==> flow/design.v <==
module positive_edge_detector(
	clk,
	in,
	out
);
input clk;
input in;
output reg out;
reg in_delay;
always @ (posedge clk)
begin
	in_delay <= in;
end
always @ (posedge clk)
begin
	out <= in & ~in_delay;
end
endmodule
module data_reg #(
        parameter APB_DW = 8
)
(
        clk,
        rst,
        i_load,
        i_data,
        o_data
);
input                           clk;
input                           rst;
input                           i_load;
input [APB_DW - 1 : 0]          i_data;
output reg [APB_DW - 1 : 0]     o_data;
always @ (posedge clk, negedge rst)
begin
        if (rst == 1'b0) begin
                o_data <= 0;
        end else
        begin
                if(i_load == 1'b1) begin
                        o_data <= i_data;
                end
        end
end
endmodule
module demux #(
        parameter RATIO = 4,
        parameter logRATIO = 2
)
( 
        i_load, 
        i_load_sel, 
        o_load
);
input                   i_load;
input   [logRATIO-1:0]  i_load_sel;
output  [RATIO-1:0]     o_load; 
genvar i;
generate 
        for (i = 0; i < RATIO; i = i + 1) begin : demux_out 
                assign o_load[i] = i_load_sel == i ? i_load : 1'b0;
        end
endgenerate
endmodule
module hwdata_mux #(
        parameter AHB_DW = 32,
        parameter APB_DW = 8,
        parameter RATIO = 4,
        parameter logRATIO = 2
)
(
        in,
        sel,
        out
);
input [AHB_DW - 1 : 0]          in;
input [logRATIO - 1 : 0]        sel;
output [APB_DW - 1 : 0]         out;
wire [APB_DW - 1 : 0] in_partial [RATIO - 1 : 0];
genvar i;
generate
        for (i = 0; i < RATIO; i = i + 1) begin : mux_inputs
                assign in_partial[i] = in [(i + 1)*APB_DW - 1 : i*APB_DW];
        end
endgenerate
assign out = in_partial[sel];
endmodule
module hrdata_reg  #(
        parameter AHB_DW = 32,
        parameter APB_DW = 8
) 
(
        clk,
        rst,
        i_PRDATA,
        i_load,
        o_HRDATA
);
localparam RATIO = AHB_DW / APB_DW;
input                   clk;
input                   rst;
input [APB_DW - 1 : 0]  i_PRDATA;
input [RATIO - 1 : 0]   i_load;
output [AHB_DW - 1 : 0] o_HRDATA;
genvar i;
generate
        for (i = 0; i < RATIO; i = i + 1) begin : regs
                data_reg #(
                        .APB_DW(APB_DW)
                )
                r_data (
                        .clk(clk),
                        .rst(rst),
                        .i_load(i_load[i]),
                        .i_data(i_PRDATA),
                        .o_data(o_HRDATA[((i+1)*APB_DW - 1): i*APB_DW])
                );
        end
endgenerate
endmodule
module fifo_memory #(
        parameter AHB_AW = 32,
        parameter AHB_DW = 32,
        parameter FIFO_SIZE = 8
)
(
        clk,
        rst_n,
        i_haddr,
        i_hwdata,
        i_hsize,
        o_haddr,
        o_hwdata,
        o_hsize,
        o_fifo_full,
        o_fifo_empty,
        i_write,
        i_read
);
localparam FIFO_WIDTH = AHB_AW + AHB_DW + 3;
localparam logSIZE = clog2(FIFO_SIZE);
input                   clk;
input                   rst_n;
input [AHB_AW - 1 : 0]  i_haddr;
input [AHB_DW - 1 : 0]  i_hwdata;
input [2 : 0]           i_hsize;
input                   i_write;
input                   i_read;
output [AHB_AW - 1 : 0] o_haddr;
output [AHB_DW - 1 : 0] o_hwdata;
output [2 : 0]          o_hsize;
output reg              o_fifo_full;
output reg              o_fifo_empty;
reg [logSIZE : 0]               r_ptr_r;                                 
reg [logSIZE : 0]               w_ptr_r;                                 
reg [AHB_AW - 1 : 0]            fifo_mem_haddr_r [FIFO_SIZE - 1 : 0];    
reg [AHB_DW - 1 : 0]            fifo_mem_hwdata_r [FIFO_SIZE - 1 : 0];   
reg [2 : 0]                     fifo_mem_hsize_r [FIFO_SIZE - 1 : 0];    
wire    fifo_we_w;               
wire    fifo_re_w;               
wire    fifo_msb_comp_w;         
wire    pointer_equal_w;         
function integer clog2 (input integer n); 
integer j; 
begin 
        if(n > 1) begin
                n = n - 1;
                for (j = 0; n > 0; j = j + 1)        
                        n = n >> 1;
                clog2 = j;
        end else
        begin
                clog2 = 1;
        end
end
endfunction
assign fifo_msb_comp_w = w_ptr_r[logSIZE] ^ r_ptr_r[logSIZE];
assign fifo_we_w = (~o_fifo_full) & i_write;
assign fifo_re_w = (~o_fifo_empty) & i_read;
assign pointer_equal_w = (w_ptr_r[logSIZE - 1 : 0] - r_ptr_r [logSIZE - 1 : 0]) ? 1'b0 : 1'b1;
always @ (*)
begin
        o_fifo_full = fifo_msb_comp_w & pointer_equal_w;
        o_fifo_empty = (~fifo_msb_comp_w) & pointer_equal_w;
end 
always @ (posedge clk)
begin
        if(fifo_we_w) begin
                fifo_mem_haddr_r[w_ptr_r[logSIZE - 1 : 0]] <= i_haddr;
                fifo_mem_hwdata_r[w_ptr_r[logSIZE - 1 : 0]] <= i_hwdata;
                fifo_mem_hsize_r[w_ptr_r[logSIZE - 1 : 0]] <= i_hsize;
        end
end
assign o_haddr = fifo_mem_haddr_r[r_ptr_r[logSIZE - 1 : 0]];
assign o_hwdata = fifo_mem_hwdata_r[r_ptr_r[logSIZE - 1 : 0]];
assign o_hsize = fifo_mem_hsize_r[r_ptr_r[logSIZE - 1 : 0]];
always @ (posedge clk, negedge rst_n)
begin
        if (rst_n == 1'b0) begin
                r_ptr_r <= 0;
        end else
        begin
                if(fifo_re_w) begin
                        r_ptr_r <= r_ptr_r + 1'b1;
                end
        end
end
always @ (posedge clk, negedge rst_n)
begin
        if (rst_n == 1'b0) begin
                w_ptr_r <= 0;
        end else
        begin
                if(fifo_we_w) begin
                        w_ptr_r <= w_ptr_r + 1'b1;
                end
        end
end
endmodule
module internal_logic #(
        parameter AHB_AW = 32,
        parameter AHB_DW = 32
)
(
        hclk,
        rst_n,
        i_haddr_read,
        i_haddr_write,
        i_hsize_read,
        i_hsize_write,
        i_hready,
        o_haddr,
        o_hsize,
        i_fifo_empty,
        i_read_transfer,
        o_start_transfer
);
input hclk;
input rst_n;
input [AHB_AW - 1 : 0]  i_haddr_read;
input [AHB_AW - 1 : 0]  i_haddr_write;
input [2:0]             i_hsize_read;
input [2:0]             i_hsize_write;
input                   i_hready;
output [AHB_AW - 1 : 0] o_haddr;
output [2:0]            o_hsize;
input                   i_fifo_empty;
input                   i_read_transfer;
output                  o_start_transfer;
wire                    w_start_read_transfer;
wire                    w_start_write_transfer;
wire                    w_fifo_not_empty_detector;
wire                    w_start_read_transfer_detector;
wire                    w_start_write_transfer_detector;
reg                     r_hready_delay;
assign o_haddr = i_fifo_empty ? i_haddr_read : i_haddr_write;
assign o_hsize = i_fifo_empty ? i_hsize_read : i_hsize_write;
assign w_start_read_transfer = i_read_transfer & i_fifo_empty;
assign w_start_write_transfer = (r_hready_delay & (~i_fifo_empty)) | w_fifo_not_empty_detector;
always @ (posedge hclk)
begin
        r_hready_delay <= i_hready;
end
assign o_start_transfer = w_start_read_transfer_detector | w_start_write_transfer_detector;  
positive_edge_detector START_READ_TRANSFER(
        .clk(hclk),
        .in(w_start_read_transfer),
        .out(w_start_read_transfer_detector)
);
positive_edge_detector START_WRITE_TRANSFER(
        .clk(hclk),
        .in(w_start_write_transfer),
        .out(w_start_write_transfer_detector)
);
positive_edge_detector FIFO_NOT_EMPTY_DETECTOR(
        .clk(hclk),
        .in(~i_fifo_empty),
        .out(w_fifo_not_empty_detector)
);
endmodule
module ahb
#(
	parameter AHB_AW = 32,
	parameter AHB_DW = 32,
        parameter APB_DW = 8
)
(
	HCLK,				 
	HRESETn,			 
	i_HADDR,			 
	o_HADDR,			 
	i_HWRITE,			 
	i_HSIZE,			 
	o_HSIZE,			 
	o_HREADY,			 
	i_HREADY,			 
	i_HSEL,			         
	o_start_read_transfer, 	         
        o_start_write_transfer,          
        i_fifo_full,                     
        i_fifo_empty,                    
	i_HRESP,			 
	o_HRESP,			 
	i_HRDATA,		         
	o_HRDATA			 
);
input                   HCLK;
input                   HRESETn;
input [(AHB_AW-1):0]    i_HADDR;
input [2:0]             i_HSIZE;
input                   i_HWRITE;
input                   i_HREADY;
input                   i_HSEL;
input [(AHB_DW-1):0]    i_HRDATA;
input                   i_HRESP;
input                   i_fifo_full;
input                   i_fifo_empty;
output reg [(AHB_AW-1):0] o_HADDR;
output reg [2:0] o_HSIZE;
output reg o_start_read_transfer;
output reg o_start_write_transfer;
output reg o_HREADY;
output reg[(AHB_DW-1):0] o_HRDATA;
output o_HRESP;
localparam [1:0]
AHB_IDLE = 2'b00,
AHB_READ = 2'b01,
AHB_WRITE = 2'b10;
reg [1:0] r_current_state;
reg [1:0] r_next_state;
always @ (posedge HCLK, negedge HRESETn)
begin
	if(HRESETn == 0) begin
		r_current_state <= AHB_IDLE;
	end else
	begin
		r_current_state <= r_next_state;
	end
end
always @ (*)
begin
	r_next_state = r_current_state;
	case(r_current_state)
		AHB_IDLE: begin
			if (i_HSEL == 1'b1) begin 
				if (i_HWRITE == 1'b1) begin
                                        r_next_state = AHB_WRITE;
                                end else
                                begin
                                        r_next_state = AHB_READ;
                                end
			end
                end
		AHB_READ: begin
			if(i_HREADY == 1'b1 && i_fifo_empty == 1'b1) begin
                                if (i_HSEL == 1'b1) begin
                                        if (i_HWRITE == 1'b1) begin
                                                r_next_state = AHB_WRITE;
                                        end
                                end else
                                begin
                                        r_next_state = AHB_IDLE;
                                end
			end
		end
                AHB_WRITE: begin
                        if (i_fifo_full == 1'b0) begin
                                if (i_HSEL == 1'b0) begin
                                        r_next_state = AHB_IDLE;
                                end else
                                begin
                                        if (i_HWRITE == 1'b0) begin
                                                r_next_state = AHB_READ;
                                        end
                                end
                        end
                end
		default: begin
			r_next_state = AHB_IDLE;
		end
	endcase
end
always @ (*)
begin
	case(r_current_state)
		AHB_IDLE: begin
			o_start_read_transfer = 1'b0;
			o_HREADY = 1'b1;
                        o_start_write_transfer = 1'b0;
		end
		AHB_READ: begin
			o_HREADY = 1'b0;
			o_start_read_transfer = 1'b1;
                        o_start_write_transfer = 1'b0;
		end
                AHB_WRITE: begin
                        o_start_read_transfer = 1'b0;
                        o_start_write_transfer = 1'b1;
                        if (i_fifo_full == 1'b1) begin
                                o_HREADY = 1'b0;
                        end else
                        begin
                                o_HREADY = 1'b1;
                        end
                end
		default: begin
			o_start_read_transfer = 1'b0;
			o_HREADY = 1'b1;
                        o_start_write_transfer = 1'b0;
		end
	endcase
end
always @ (posedge HCLK, negedge HRESETn)
begin
        if(HRESETn == 1'b0) begin
		o_HADDR <= 0;
		o_HSIZE <= 0;
	end else
	begin
                if (o_HREADY == 1'b1 && i_HSEL == 1'b1) begin
                        o_HADDR <= i_HADDR;
			o_HSIZE <= i_HSIZE;
                end
	end
end
assign o_HRESP = i_HRESP;
always @ (*)
begin
        if(o_HSIZE < APB_DW) begin
                case(APB_DW)
			16: begin
                                if (o_HADDR[0] == 1'b1) begin
                                        o_HRDATA = {i_HRDATA[7:0],i_HRDATA[AHB_DW - 1 : 8]};
                                end else
                                begin
                                        o_HRDATA = i_HRDATA;
                                end
                        end
                        32: begin
                                case (o_HADDR[1:0])
                                        2'b00: begin
                                                o_HRDATA = i_HRDATA;
                                        end
                                        2'b01: begin
                                                o_HRDATA = {i_HRDATA[7:0],i_HRDATA[AHB_DW - 1 : 8]};
                                        end
                                        2'b10: begin
                                                o_HRDATA = {i_HRDATA[15:0],i_HRDATA[AHB_DW - 1 : 16]};
                                        end
                                        2'b11: begin
                                                o_HRDATA = {i_HRDATA[23:0],i_HRDATA[AHB_DW - 1 : 24]};
                                        end
                                        default: begin
                                                o_HRDATA = i_HADDR;
                                        end
                                endcase
                        end
                        default: begin
                                o_HRDATA = i_HRDATA;
                        end
                endcase
        end else
        begin
                o_HRDATA = i_HRDATA;
        end
end
endmodule
module apb
#(
        parameter AHB_AW = 32,
        parameter APB_AW = 32,
        parameter AHB_DW = 32,
        parameter APB_DW = 8
)
(
        PCLK,                    
        PRESETn,                 
        i_HADDR,                 
        i_HSIZE,                 
        i_HWDATA,                
        o_HRESP,                 
        o_HREADY,                
        i_start_transfer,        
        o_load,                  
        i_fifo_empty,            
        o_PADDR,                 
        o_PSEL,                  
        o_PENABLE,               
        o_PWRITE,                
        o_PWDATA,                
        i_PREADY,                
        i_PSLVERR                
);
localparam APB_DW_B = APB_DW / 8;        
localparam RATIO = AHB_DW / APB_DW;      
localparam logRATIO = clog2(RATIO);       
input [(AHB_AW-1):0]    i_HADDR;
input [2:0]             i_HSIZE;
input [AHB_DW - 1 : 0]  i_HWDATA;
input                   i_start_transfer;
output [RATIO - 1 : 0]  o_load;
input                   i_fifo_empty;
output o_HREADY;
output o_HRESP;
input PCLK;
input PRESETn;
input i_PREADY;
input i_PSLVERR;
output reg[(APB_AW-1):0] o_PADDR;
output reg o_PWRITE;
output reg o_PSEL;
output reg o_PENABLE;
output [(APB_DW - 1) : 0] o_PWDATA;
reg [7:0] r_cnt;
reg [7:0] r_hsize_byte_decoded;
reg [(logRATIO - 1):0] r_load_sel;
reg hready;
localparam [1:0]
APB_IDLE = 2'b00,
APB_SETUP = 2'b01,
APB_ACCESS = 2'b10;
reg [1:0] r_current_state;
reg [1:0] r_next_state;
function integer clog2 (input integer n); 
integer j; 
begin 
        if(n > 1) begin
                n = n - 1;
                for (j = 0; n > 0; j = j + 1)        
                        n = n >> 1;
                clog2 = j;
        end else
        begin
                clog2 = 1;
        end
end
endfunction
always @ (posedge PCLK, negedge PRESETn)
begin
        if(PRESETn == 0) begin
                r_current_state <= APB_IDLE;
        end else
        begin
                r_current_state <= r_next_state;
        end
end
always @ (*)
begin
        r_next_state = r_current_state;
        case(r_current_state)
                APB_IDLE: begin
                        if(i_start_transfer == 1'b1) begin
                                r_next_state = APB_SETUP;
                        end
                end
                APB_SETUP: begin
                        r_next_state = APB_ACCESS;
                end
                APB_ACCESS: begin
                        if(i_PREADY == 1'b1) begin
                                if(r_cnt == 0) begin
                                        r_next_state = APB_IDLE;
                                end else
                                begin
                                        r_next_state = APB_SETUP;
                                end
                        end
                end
                default: begin
                r_next_state = APB_IDLE;
                end
        endcase
end
always @ (*)
begin
        case(r_current_state)
                APB_IDLE: begin
                        hready = 1'b1;
                        o_PSEL = 1'b0;
                        o_PENABLE = 1'b0;
                end
                APB_SETUP: begin
                        hready = 1'b0;
                        o_PSEL = 1'b1;
                        o_PENABLE = 1'b0;
                end
                APB_ACCESS: begin
                        hready = 1'b0;
                        o_PSEL = 1'b1;
                        o_PENABLE = 1'b1;
                end
                default: begin
                        hready = 1'b1;
                        o_PSEL = 1'b0;
                        o_PENABLE = 1'b0;
                end
        endcase
end
always @ (*)
begin
        case(i_HSIZE)
                3'b000: begin
                        r_hsize_byte_decoded = 1;
                end
                3'b001: begin
                        r_hsize_byte_decoded = 2;
                end
                3'b010: begin
                        r_hsize_byte_decoded = 4;
                end
                3'b011: begin
                        r_hsize_byte_decoded = 8;
                end
                3'b100: begin
                        r_hsize_byte_decoded = 16;
                end
                3'b101: begin
                        r_hsize_byte_decoded = 32;
                end
                3'b110: begin
                        r_hsize_byte_decoded = 64;
                end
                3'b111: begin
                        r_hsize_byte_decoded = 128;
                end
                default: begin
                        r_hsize_byte_decoded = 4;
                end
        endcase
end
always @ (posedge PCLK, negedge PRESETn)
begin
        if(PRESETn == 1'b0) begin
                r_cnt <= 0;
                r_load_sel <= 0;
        end else
        begin
                case(r_current_state) 
                        APB_IDLE: begin
                                r_load_sel <= 0;
                                if(r_hsize_byte_decoded > APB_DW_B) begin
                                        r_cnt <= r_hsize_byte_decoded;
                                end else
                                begin
                                        r_cnt <= APB_DW_B;
                                end
                        end
                        APB_SETUP: begin
                                r_cnt <= r_cnt - APB_DW_B;
                        end
                        APB_ACCESS: begin
                                if (i_PREADY == 1'b1 && r_cnt > 0) begin
                                        r_load_sel <= r_load_sel + 1'b1;
                                end
                        end
                endcase
        end
end
always @ (posedge PCLK)
begin
        if (i_fifo_empty == 1'b1) begin
                o_PWRITE <= 1'b0;
        end else
        begin
                o_PWRITE <= 1'b1;
        end
end
always @ (posedge PCLK, negedge PRESETn)
begin
        if(PRESETn == 1'b0) begin
                o_PADDR <= 0;
        end else
        begin
                case(r_current_state)
                        APB_IDLE: begin
                                o_PADDR <= i_HADDR;  
                                case (APB_DW_B)
                                        2: begin
                                                o_PADDR [0] <= 1'b0;
                                        end
                                        4: begin
                                                o_PADDR [1:0] <= 2'b0;
                                        end
                                endcase
                        end
                        APB_ACCESS: begin
                                if (i_PREADY == 1'b1) begin
                                        o_PADDR <= o_PADDR + APB_DW_B;
                                end
                        end
                endcase
        end
end
assign o_HRESP = i_PSLVERR;
generate
        if(RATIO > 1) begin
                hwdata_mux #(
                        .AHB_DW(AHB_DW),
                        .APB_DW(APB_DW),
                        .RATIO(RATIO),
                        .logRATIO(logRATIO)
                )
                HWDATA_MUX(
                        .in(i_HWDATA),
                        .sel(r_load_sel),
                        .out(o_PWDATA)
                );
        end else
        begin
                assign o_PWDATA = i_HWDATA;
        end
endgenerate
demux #(
        .RATIO(RATIO),
        .logRATIO(logRATIO)
)
load_demux(
        .i_load(i_PREADY),
        .i_load_sel(r_load_sel),
        .o_load(o_load)
);
positive_edge_detector hready_detector(
        .clk(PCLK),
        .in(hready),
        .out(o_HREADY)
);
endmodule
module ahb_to_apb_bridge
#(
        parameter AHB_AW = 32,
        parameter APB_AW = 32,
        parameter AHB_DW = 32,
        parameter APB_DW = 8,
        parameter FIFO_SIZE = 8
)
(
        HCLK,        
        HRESETn,     
        HADDR,       
        HSIZE,       
        HWDATA,      
        HWRITE,      
        HRDATA,      
        HREADY,      
        HRESP,       
        HSELAPB,     
        PADDR,       
        PSEL,        
        PENABLE,     
        PWRITE,      
        PWDATA,      
        PRDATA,      
        PREADY,      
        PSLVERR      
);
localparam RATIO = AHB_DW / APB_DW;
input                   HCLK;
input                   HRESETn;
input [(AHB_AW-1):0]    HADDR;
input [2:0]             HSIZE;
input [(AHB_DW-1):0]    HWDATA;
input                   HWRITE;
input                   HSELAPB;
output [(AHB_DW-1):0]   HRDATA;
output                  HREADY;
output                  HRESP;
input [(APB_DW-1):0]    PRDATA;
input                   PREADY;
input                   PSLVERR;
output [(APB_AW-1):0]   PADDR;
output                  PSEL;
output                  PENABLE;
output                  PWRITE;
output [(APB_DW-1):0]   PWDATA;
wire                    w_hwrite_ahb_to_apb;
wire [AHB_DW - 1 : 0]   w_hrdata_apb_to_ahb;
wire [AHB_AW - 1 : 0]   w_haddr;
wire [2:0]              w_hsize;
wire                    w_hready;
wire                    w_fifo_empty;
wire                    w_fifo_full;
wire [AHB_DW - 1 : 0]   w_hrdata_hrdata_r_to_ahb;
wire                    w_hresp_apb_to_ahb;
wire                    w_read_transfer_ahb_to_internal_logic;
wire                    w_write_transfer_ahb_to_fifo;
wire [AHB_AW - 1 : 0]   w_haddr_fifo_to_internal_logic;
wire [AHB_DW - 1 : 0]   w_hwdata_fifo_to_apb;
wire [2:0]              w_hsize_fifo_to_internal_logic;
wire [AHB_AW - 1 : 0]   w_haddr_internal_logic_to_apb;
wire [2:0]              w_hsize_internal_logic_to_apb;
wire                    w_start_transfer_internal_logic_to_apb;
wire [RATIO - 1 : 0]    w_load_apb_to_hrdata_r;
ahb #(
        .AHB_AW(AHB_AW),
        .AHB_DW(AHB_DW),
        .APB_DW(APB_DW))
AHB (
        .HCLK(HCLK),
        .HRESETn(HRESETn),
        .i_HADDR(HADDR),
        .o_HADDR(w_haddr),
        .i_HSIZE(HSIZE),
        .o_HSIZE(w_hsize),
        .i_HWRITE(HWRITE),
        .i_HRDATA(w_hrdata_hrdata_r_to_ahb),
        .o_HRDATA(HRDATA),
        .i_HREADY(w_hready),
        .o_HREADY(HREADY),
        .i_HRESP(w_hresp_apb_to_ahb),
        .o_HRESP(HRESP),
        .i_HSEL(HSELAPB),
        .o_start_read_transfer(w_read_transfer_ahb_to_internal_logic),
        .o_start_write_transfer(w_write_transfer_ahb_to_fifo),
        .i_fifo_full(w_fifo_full),
        .i_fifo_empty(w_fifo_empty)
);
fifo_memory #(
        .AHB_AW(AHB_AW),
        .AHB_DW(AHB_DW),
        .FIFO_SIZE(FIFO_SIZE))
FIFO_MEMORY(
        .clk(HCLK),
        .rst_n(HRESETn),
        .i_haddr(w_haddr),
        .i_hwdata(HWDATA),
        .i_hsize(w_hsize),
        .o_haddr(w_haddr_fifo_to_internal_logic),
        .o_hwdata(w_hwdata_fifo_to_apb),
        .o_hsize(w_hsize_fifo_to_internal_logic),
        .o_fifo_full(w_fifo_full),
        .o_fifo_empty(w_fifo_empty),
        .i_write(w_write_transfer_ahb_to_fifo),
        .i_read(w_hready)
);
internal_logic #(
        .AHB_AW(AHB_AW),
        .AHB_DW(AHB_DW))
INTERNAL_LOGIC(
        .hclk(HCLK),
        .rst_n(HRESETn),
        .i_haddr_read(w_haddr),
        .i_haddr_write(w_haddr_fifo_to_internal_logic),
        .i_hsize_read(w_hsize),
        .i_hsize_write(w_hsize_fifo_to_internal_logic),
        .i_hready(w_hready),
        .o_haddr(w_haddr_internal_logic_to_apb),
        .o_hsize(w_hsize_internal_logic_to_apb),
        .i_fifo_empty(w_fifo_empty),
        .i_read_transfer(w_read_transfer_ahb_to_internal_logic),
        .o_start_transfer(w_start_transfer_internal_logic_to_apb)
); 
hrdata_reg #(
        .AHB_DW(AHB_DW),
        .APB_DW(APB_DW))
HRDATA_REG (
        .clk(HCLK),
        .rst(HRESETn),
        .i_PRDATA(PRDATA),
        .i_load(w_load_apb_to_hrdata_r),
        .o_HRDATA(w_hrdata_hrdata_r_to_ahb)
);
apb #(
        .AHB_AW(AHB_AW),
        .APB_AW(APB_AW),
        .AHB_DW(AHB_DW),
        .APB_DW(APB_DW))
APB (
        .PCLK(HCLK),                         
        .PRESETn(HRESETn),                   
        .i_HADDR(w_haddr_internal_logic_to_apb),             
        .i_HSIZE(w_hsize_internal_logic_to_apb),            
        .i_HWDATA(w_hwdata_fifo_to_apb),          
        .o_HRESP(w_hresp_apb_to_ahb),            
        .o_HREADY(w_hready),          
        .i_start_transfer(w_start_transfer_internal_logic_to_apb),    
        .i_fifo_empty(w_fifo_empty),
        .o_PADDR(PADDR),                       
        .o_PENABLE(PENABLE),                   
        .o_PSEL(PSEL),                         
        .i_PREADY(PREADY),                     
        .o_PWRITE(PWRITE),                     
        .i_PSLVERR(PSLVERR),                   
        .o_PWDATA(PWDATA),                     
        .o_load(w_load_apb_to_hrdata_r)
);
endmodule
---- From RTL to reports: ahb_to_apb_bridge ----
What the tools print for ahb_to_apb_bridge, step after step.
Lines are those of the file above, counted from 1.
The mark n/a stands for no value.
set-up
  top module .............................. ahb_to_apb_bridge
  clock input ............................. HCLK
  cell library ............................ sky130hd
  corner .................................. tt_025C_1v80

---- After elaboration ----
Yosys after proc, flatten, opt, wreduce and memory -nomap, before mapping. Memory bits, and registers merged into a memory's read port (data or address), are not among the register bits. Print and check cells are not counted. Equal cells are merged and count once.
Memory sizes are those after Yosys's memory passes, which may raise the word count (mostly to a power of two), join words into wider ones and drop unused or constant bits.
word-level totals
  flip-flop bits (word level) ............. 131
  memory bits (writable) .................. 536
  memory bits (read-only) ................. 64
  memories ................................ 4
  input port bits ......................... 81
  output and inout bits ................... 77
memory list
  name                           words  bits a word  read ports  write ports  RTL line  source
  FIFO_MEMORY.fifo_mem_haddr_r   8      32           1           1            156       reg [AHB_AW - 1 : 0]            fifo_mem_haddr_r [FIFO_SIZE - 1 : 0];
  FIFO_MEMORY.fifo_mem_hwdata_r  8      32           1           1            157       reg [AHB_DW - 1 : 0]            fifo_mem_hwdata_r [FIFO_SIZE - 1 : 0];
  (no name shown)                8      8            1           0            601       case(i_HSIZE)
  FIFO_MEMORY.fifo_mem_hsize_r   8      3            1           1            158       reg [2 : 0]                     fifo_mem_hsize_r [FIFO_SIZE - 1 : 0];
operators by class
  add/subtract/negate cells ............... 6
  $lt $le $gt $ge ......................... 2
  equal/unequal tests ..................... 15
  muxes and demuxes ....................... 40
  bitwise logic cells ..................... 20
  reductions and logical operators ........ 15
operators by type and width
  cell                                                                      count
  32-bit 2-to-1 mux                                                         4
  32-bit case mux with 2-bit select                                         1
  32-bit by 1-bit adder with 32-bit output (second input constant)          1
  8-bit case mux with 4-bit select                                          1
  2-bit 2-to-1 mux                                                          11
  8-bit by 1-bit > comparator with 1-bit output (second input constant)     2
  8-bit case mux with 2-bit select                                          1
  1-bit 2-to-1 mux                                                          14
  2-bit case mux with 3-bit select                                          2
  1-bit bitwise AND                                                         10
  3-bit 2-to-1 mux                                                          3
  2-bit equality test (second input constant)                               4
  2-bit inequality test (second input constant)                             4
  4-bit by 1-bit adder with 4-bit output (second input constant)            2
  8-bit by 1-bit subtractor with 8-bit output (second input constant)       1
  8-bit logical NOT                                                         1
  8-bit 2-to-1 mux                                                          1
  1-bit NOT                                                                 7
  2-bit by 1-bit equality test with 1-bit output (second input constant)    3
  2-bit logical NOT                                                         3
  2-bit AND reduction                                                       3
  3-bit inequality test (second input constant)                             2
  5-bit AND reduction                                                       1
  2-bit by 1-bit inequality test with 1-bit output (second input constant)  2
  2-bit nonzero test                                                        2
  2-bit case mux with 2-bit select                                          1
  1-bit logical AND                                                         3
  3-bit subtractor                                                          1
Other operator kinds: 6; their cells: 7.

---- Depth ----
Longest topological path by Yosys (ltp), each cell counted once; first at word level (registers and memories cut), then after technology mapping (sequential cells cut; the memories' decode and read muxes count).
logic depth
  word-level depth ........................ 8
  ABC_AREA ................................ 0
  depth in mapped cells ................... 13
  mapped depth without buffers ............ 9

---- Mapped cells and area ----
The flow's flattened synthesis, as Yosys stat reports it; memories are mapped. The netlist is that of the ABC_AREA named above (0 if unset); the other value can give another one.
mapped netlist
  cell count .............................. 1,418
  cell area after synthesis ............... 26,780.7 um^2
  mapped flip-flops ....................... 668
cell types
  type                       count  total area (um^2)
  sky130_fd_sc_hd__edfxtp_1  536    1.61E+04
  sky130_fd_sc_hd__dfrtp_1   121    3.03E+03
  sky130_fd_sc_hd__mux4_2    134    3.02E+03
  sky130_fd_sc_hd__mux2_2    63     709.43
  sky130_fd_sc_hd__mux2_4    31     465.446
  sky130_fd_sc_hd__nand2_1   100    375.36
  sky130_fd_sc_hd__o211ai_1  30     225.216
  sky130_fd_sc_hd__nand3_1   41     205.197
  sky130_fd_sc_hd__a22oi_1   27     202.694
  sky130_fd_sc_hd__mux2i_1   20     200.192
  sky130_fd_sc_hd__xor2_1    21     183.926
  sky130_fd_sc_hd__a21oi_1   36     180.173
  sky130_fd_sc_hd__dfxtp_1   9      180.173
  sky130_fd_sc_hd__ha_1      12     150.144
  sky130_fd_sc_hd__xnor2_1   14     122.618
  sky130_fd_sc_hd__clkbuf_1  27     101.347
  sky130_fd_sc_hd__buf_2     20     100.096
  sky130_fd_sc_hd__nor2_1    24     90.086
Other cell types: 48; their cells: 152.
The figures by module come from a second, unflattened synthesis with its own total; it is not the netlist above.
second synthesis, totals
  cell total of the unflattened synthesis .. 1,426
  area total of the unflattened synthesis .. 27,734.1 um^2
Each row is one instance without its submodules.
modules
  module                  times used  cells  area (um^2)  seq. area (um^2)
  fifo_memory             1           834    20,638.5     16,295.6
  apb                     1           331    2,886.5      1,147.4
  ahb                     1           123    1,824.2      952.2
  data_reg #(APB_DW=8)    4           17     331.6        200.2
  internal_logic          1           44     609.3        20.0
  positive_edge_detector  4           3      53.8         40.0
  hwdata_mux              1           10     196.4        0.0
  demux                   1           4      37.5         0.0
  hrdata_reg              1           0      0.0          0.0
  ahb_to_apb_bridge       1           0      0.0          0.0

---- Timing after synthesis ----
Source: OpenSTA report_checks on the synthesized netlist (no wires, ideal clock, input and output delay 20% of the period each), path of least setup slack; recovery checks are left aside. Register names are those of the netlist, which keeps one name where synthesis merged equal registers.
path post-synthesis
  path type ............................... register to register
  start ................................... reg FIFO_MEMORY.r_ptr_r[1]
  end ..................................... mem FIFO_MEMORY.fifo_mem_haddr_r[0][0]
  period .................................. 6,000 ps
  time at the first pin ................... 0 ps
  arrival time ............................ 6,537 ps
  required time ........................... 5,426 ps
  path slack .............................. -1,112 ps
  delay of the path ....................... 7,111 ps
  stages .................................. 10
  path buffers ............................ 2
  period reached after synthesis .......... 7,112 ps
"delay of the path" is the arrival time less input delay plus setup time.
"stages": output pins that drive a net of the path, with the launching flip-flop's if there is one; two outputs of one cell count as two.
"period reached after synthesis" = period - worst setup slack (recovery checks aside). The figure is calculated, with input and output delays left at 20% of the set period.
The rows between start and end are the longest chain of elaborated cells between them; the timing report does not say that the signal goes this way. Where chains are equally long, one stands for them.
Each line given opens the expression or statement behind the cell; cells for indexed reads and writes are added by Yosys, which also makes memories of some case tables.
Only ways into the end's enable, where the timed path ends, are counted here.
on the way, post-synthesis
  cells stage by stage .................... sky130_fd_sc_hd__dfrtp_1 sky130_fd_sc_hd__buf_2 sky130_fd_sc_hd__clkinv_1 sky130_fd_sc_hd__clkbuf_1 sky130_fd_sc_hd__ha_1 sky130_fd_sc_hd__nor2b_1 sky130_fd_sc_hd__xnor2_2 sky130_fd_sc_hd__o31a_1 sky130_fd_sc_hd__nand2_1 sky130_fd_sc_hd__nor3_1
  length of the longest elaborated chain .. 7
ends and longest elaborated chain, post-synthesis
  element             RTL line  source
  from (decl)         154       reg [logSIZE : 0]               r_ptr_r;
  from (assign)       200       r_ptr_r <= 0;
  from (assign)       204       r_ptr_r <= r_ptr_r + 1'b1;
  3-bit subtractor    180       assign pointer_equal_w = (w_ptr_r[logSIZE - 1 : 0] - r_ptr_r [logSIZE - 1 : 0]) ? 1'b0 : 1'b1;
  3-bit nonzero test  180
  1-bit 2-to-1 mux    180
  1-bit bitwise AND   183       o_fifo_full = fifo_msb_comp_w & pointer_equal_w;
  1-bit NOT           178       assign fifo_we_w = (~o_fifo_full) & i_write;
  1-bit bitwise AND   178
  3-bit 2-to-1 mux    188       if(fifo_we_w) begin
  to (decl)           156       reg [AHB_AW - 1 : 0]            fifo_mem_haddr_r [FIFO_SIZE - 1 : 0];

---- Path in the finished layout ----
From the final timing report of run 1: the path of least setup slack in the routed layout; clock arrival at registers is part of the times.
The report prints the path's times to 10 ps; the period is as set.
path after layout
  path type ............................... register to output
  start ................................... reg FIFO_MEMORY.r_ptr_r[1]
  end ..................................... out PWDATA[0]
  period .................................. 5,230 ps
  output delay ............................ 1,050 ps
  time at the first pin ................... 600 ps
  arrival time ............................ 3,720 ps
  required time ........................... 4,180 ps
  path slack .............................. 470 ps
  stages .................................. 7
  path buffers ............................ 2
The rows between start and end are the longest chain of elaborated cells between them; the timing report does not say that the signal goes this way. Where chains are equally long, one stands for them.
The chain passes a memory read, where the word-level depth is cut; so it can be longer than that depth.
on the way, after layout
  cells stage by stage .................... sky130_fd_sc_hd__dfrtp_4 sky130_fd_sc_hd__buf_4 sky130_fd_sc_hd__mux4_2 sky130_fd_sc_hd__mux2_2 sky130_fd_sc_hd__a222oi_1 sky130_fd_sc_hd__mux2i_1 sky130_fd_sc_hd__clkdlybuf4s50_1
  length of the longest elaborated chain .. 2
ends and longest elaborated chain, after layout
  element                           RTL line  source
  from (decl)                       154       reg [logSIZE : 0]               r_ptr_r;
  from (assign)                     200       r_ptr_r <= 0;
  from (assign)                     204       r_ptr_r <= r_ptr_r + 1'b1;
  memory read 8 x 32 bit            157       reg [AHB_DW - 1 : 0]            fifo_mem_hwdata_r [FIFO_SIZE - 1 : 0];
  8-bit case mux with 4-bit select  86        assign out = in_partial[sel];
  to (decl)                         774       output [(APB_DW-1):0]   PWDATA;

Subject: flow runs of ahb_to_apb_bridge

Hi,

Module ahb_to_apb_bridge, platform sky130hd: 6 stored runs of the flow (Yosys, OpenROAD) with differing settings, in no particular order. Input and output delays are each 20% of the period that was set; the output load is 0.01 pF.
"period achieved" is the run's clock period less its worst setup slack. It is reckoned from that one timing run; input and output delays stay at 20% of the period that was set.
"critical setup path time" = time allowed to the worst setup path (clock period - input delay - output delay, where it has them) - its slack; a late launch clock adds to it, a late capture clock takes from it.
By "total power after layout" is meant OpenSTA's value without simulated activity: inputs other than the clock are taken to toggle once in ten clock periods, and the tool carries that through the logic.
"critical setup path time" is known to 10 ps.

---- run 1 ----
settings
  CORE_UTILIZATION = 40
  period_ns = 5.23
  CAP_MARGIN = 20
  CORE_MARGIN = 2
  SLEW_MARGIN = 20
results
  summed negative setup slack ............. 0 ps
  period achieved ......................... 4,764 ps
  synthesis area .......................... 26,780.7 um^2
  utilization after routing ............... 48.1 %
  standard-cell area after layout ......... 31,726.7 um^2
  total power after layout ................ 0.01319 W
  worst slack on setup checks ............. 466 ps
  worst hold slack in the final report .... 390 ps
  critical setup path time ................ 3,720 ps
  worst setup path type ................... register to output
  die area ................................ 69,037.6 um^2

---- run 2 ----
settings
  ABC_AREA = 1
  CORE_UTILIZATION = 40
  GPL_TIMING_DRIVEN = 1
  HOLD_SLACK_MARGIN = 0.09
  SLEW_MARGIN = 40
  period_ns = 6.0
  CAP_MARGIN = 20
  CORE_MARGIN = 2
results
  summed negative setup slack ............. 0 ps
  period achieved ......................... 5,032 ps
  synthesis area .......................... 28,104.5 um^2
  utilization after routing ............... 47.3 %
  standard-cell area after layout ......... 33,026.7 um^2
  total power after layout ................ 0.016561 W
  worst slack on setup checks ............. 968 ps
  worst hold slack in the final report .... 372 ps
  critical setup path time ................ 3,830 ps
  worst setup path type ................... register to output
  die area ................................ 72,398.7 um^2

---- run 3 ----
settings
  ABC_AREA = 0
  CORE_UTILIZATION = 40
  GPL_TIMING_DRIVEN = 1
  HOLD_SLACK_MARGIN = 0.09
  SLEW_MARGIN = 20
  period_ns = 3.27
  CAP_MARGIN = 20
  CORE_MARGIN = 2
results
  summed negative setup slack ............. -1,976 ps
  period achieved ......................... 3,571 ps
  synthesis area .......................... 26,780.7 um^2
  utilization after routing ............... 50.1 %
  standard-cell area after layout ......... 33,051.7 um^2
  total power after layout ................ 0.021357 W
  worst slack on setup checks ............. -301 ps
  worst hold slack in the final report .... 387 ps
  critical setup path time ................ 2,920 ps
  worst setup path type ................... register to output
  die area ................................ 69,037.6 um^2

---- run 4 ----
settings
  ABC_AREA = 0
  CELL_PAD_IN_SITES_DETAIL_PLACEMENT = 0
  CORE_UTILIZATION = 16
  CTS_CLUSTER_SIZE = 75
  PLACE_DENSITY_LB_ADDON = 0.01
  SLEW_MARGIN = 0
  period_ns = 3.19
  CAP_MARGIN = 20
  CORE_MARGIN = 2
results
  summed negative setup slack ............. -5,395 ps
  period achieved ......................... 3,975 ps
  synthesis area .......................... 26,780.7 um^2
  utilization after routing ............... 21.8 %
  standard-cell area after layout ......... 36,392.4 um^2
  total power after layout ................ 0.024267 W
  worst slack on setup checks ............. -785 ps
  worst hold slack in the final report .... 365 ps
  critical setup path time ................ 3,340 ps
  worst setup path type ................... register to output
  die area ................................ 170,668.0 um^2

---- run 5 ----
settings
  ABC_AREA = 1
  CAP_MARGIN = 30
  CELL_PAD_IN_SITES_GLOBAL_PLACEMENT = 2
  CORE_ASPECT_RATIO = 1.44
  CORE_MARGIN = 3
  CORE_UTILIZATION = 49
  CTS_CLUSTER_DIAMETER = 42
  CTS_CLUSTER_SIZE = 29
  MAX_ROUTING_LAYER = met4
  PLACE_DENSITY_LB_ADDON = 0.26
  SETUP_SLACK_MARGIN = 0.74
  SLEW_MARGIN = 10
  period_ns = 7.14
results
  summed negative setup slack ............. 0 ps
  period achieved ......................... 5,330 ps
  synthesis area .......................... 28,104.5 um^2
  utilization after routing ............... 57.6 %
  standard-cell area after layout ......... 32,431.1 um^2
  total power after layout ................ 0.013425 W
  worst slack on setup checks ............. 1,810 ps
  worst hold slack in the final report .... 385 ps
  critical setup path time ................ 3,900 ps
  worst setup path type ................... register to output
  die area ................................ 60,313.6 um^2

---- run 6 ----
settings
  CORE_UTILIZATION = 34
  period_ns = 5.23
  CAP_MARGIN = 20
  CORE_MARGIN = 2
  SLEW_MARGIN = 20
results
  summed negative setup slack ............. 0 ps
  period achieved ......................... 4,658 ps
  synthesis area .......................... 26,780.7 um^2
  utilization after routing ............... 40.9 %
  standard-cell area after layout ......... 31,814.3 um^2
  total power after layout ................ 0.013006 W
  worst slack on setup checks ............. 572 ps
  worst hold slack in the final report .... 392 ps
  critical setup path time ................ 3,610 ps
  worst setup path type ................... register to output
  die area ................................ 81,028.5 um^2

Regards
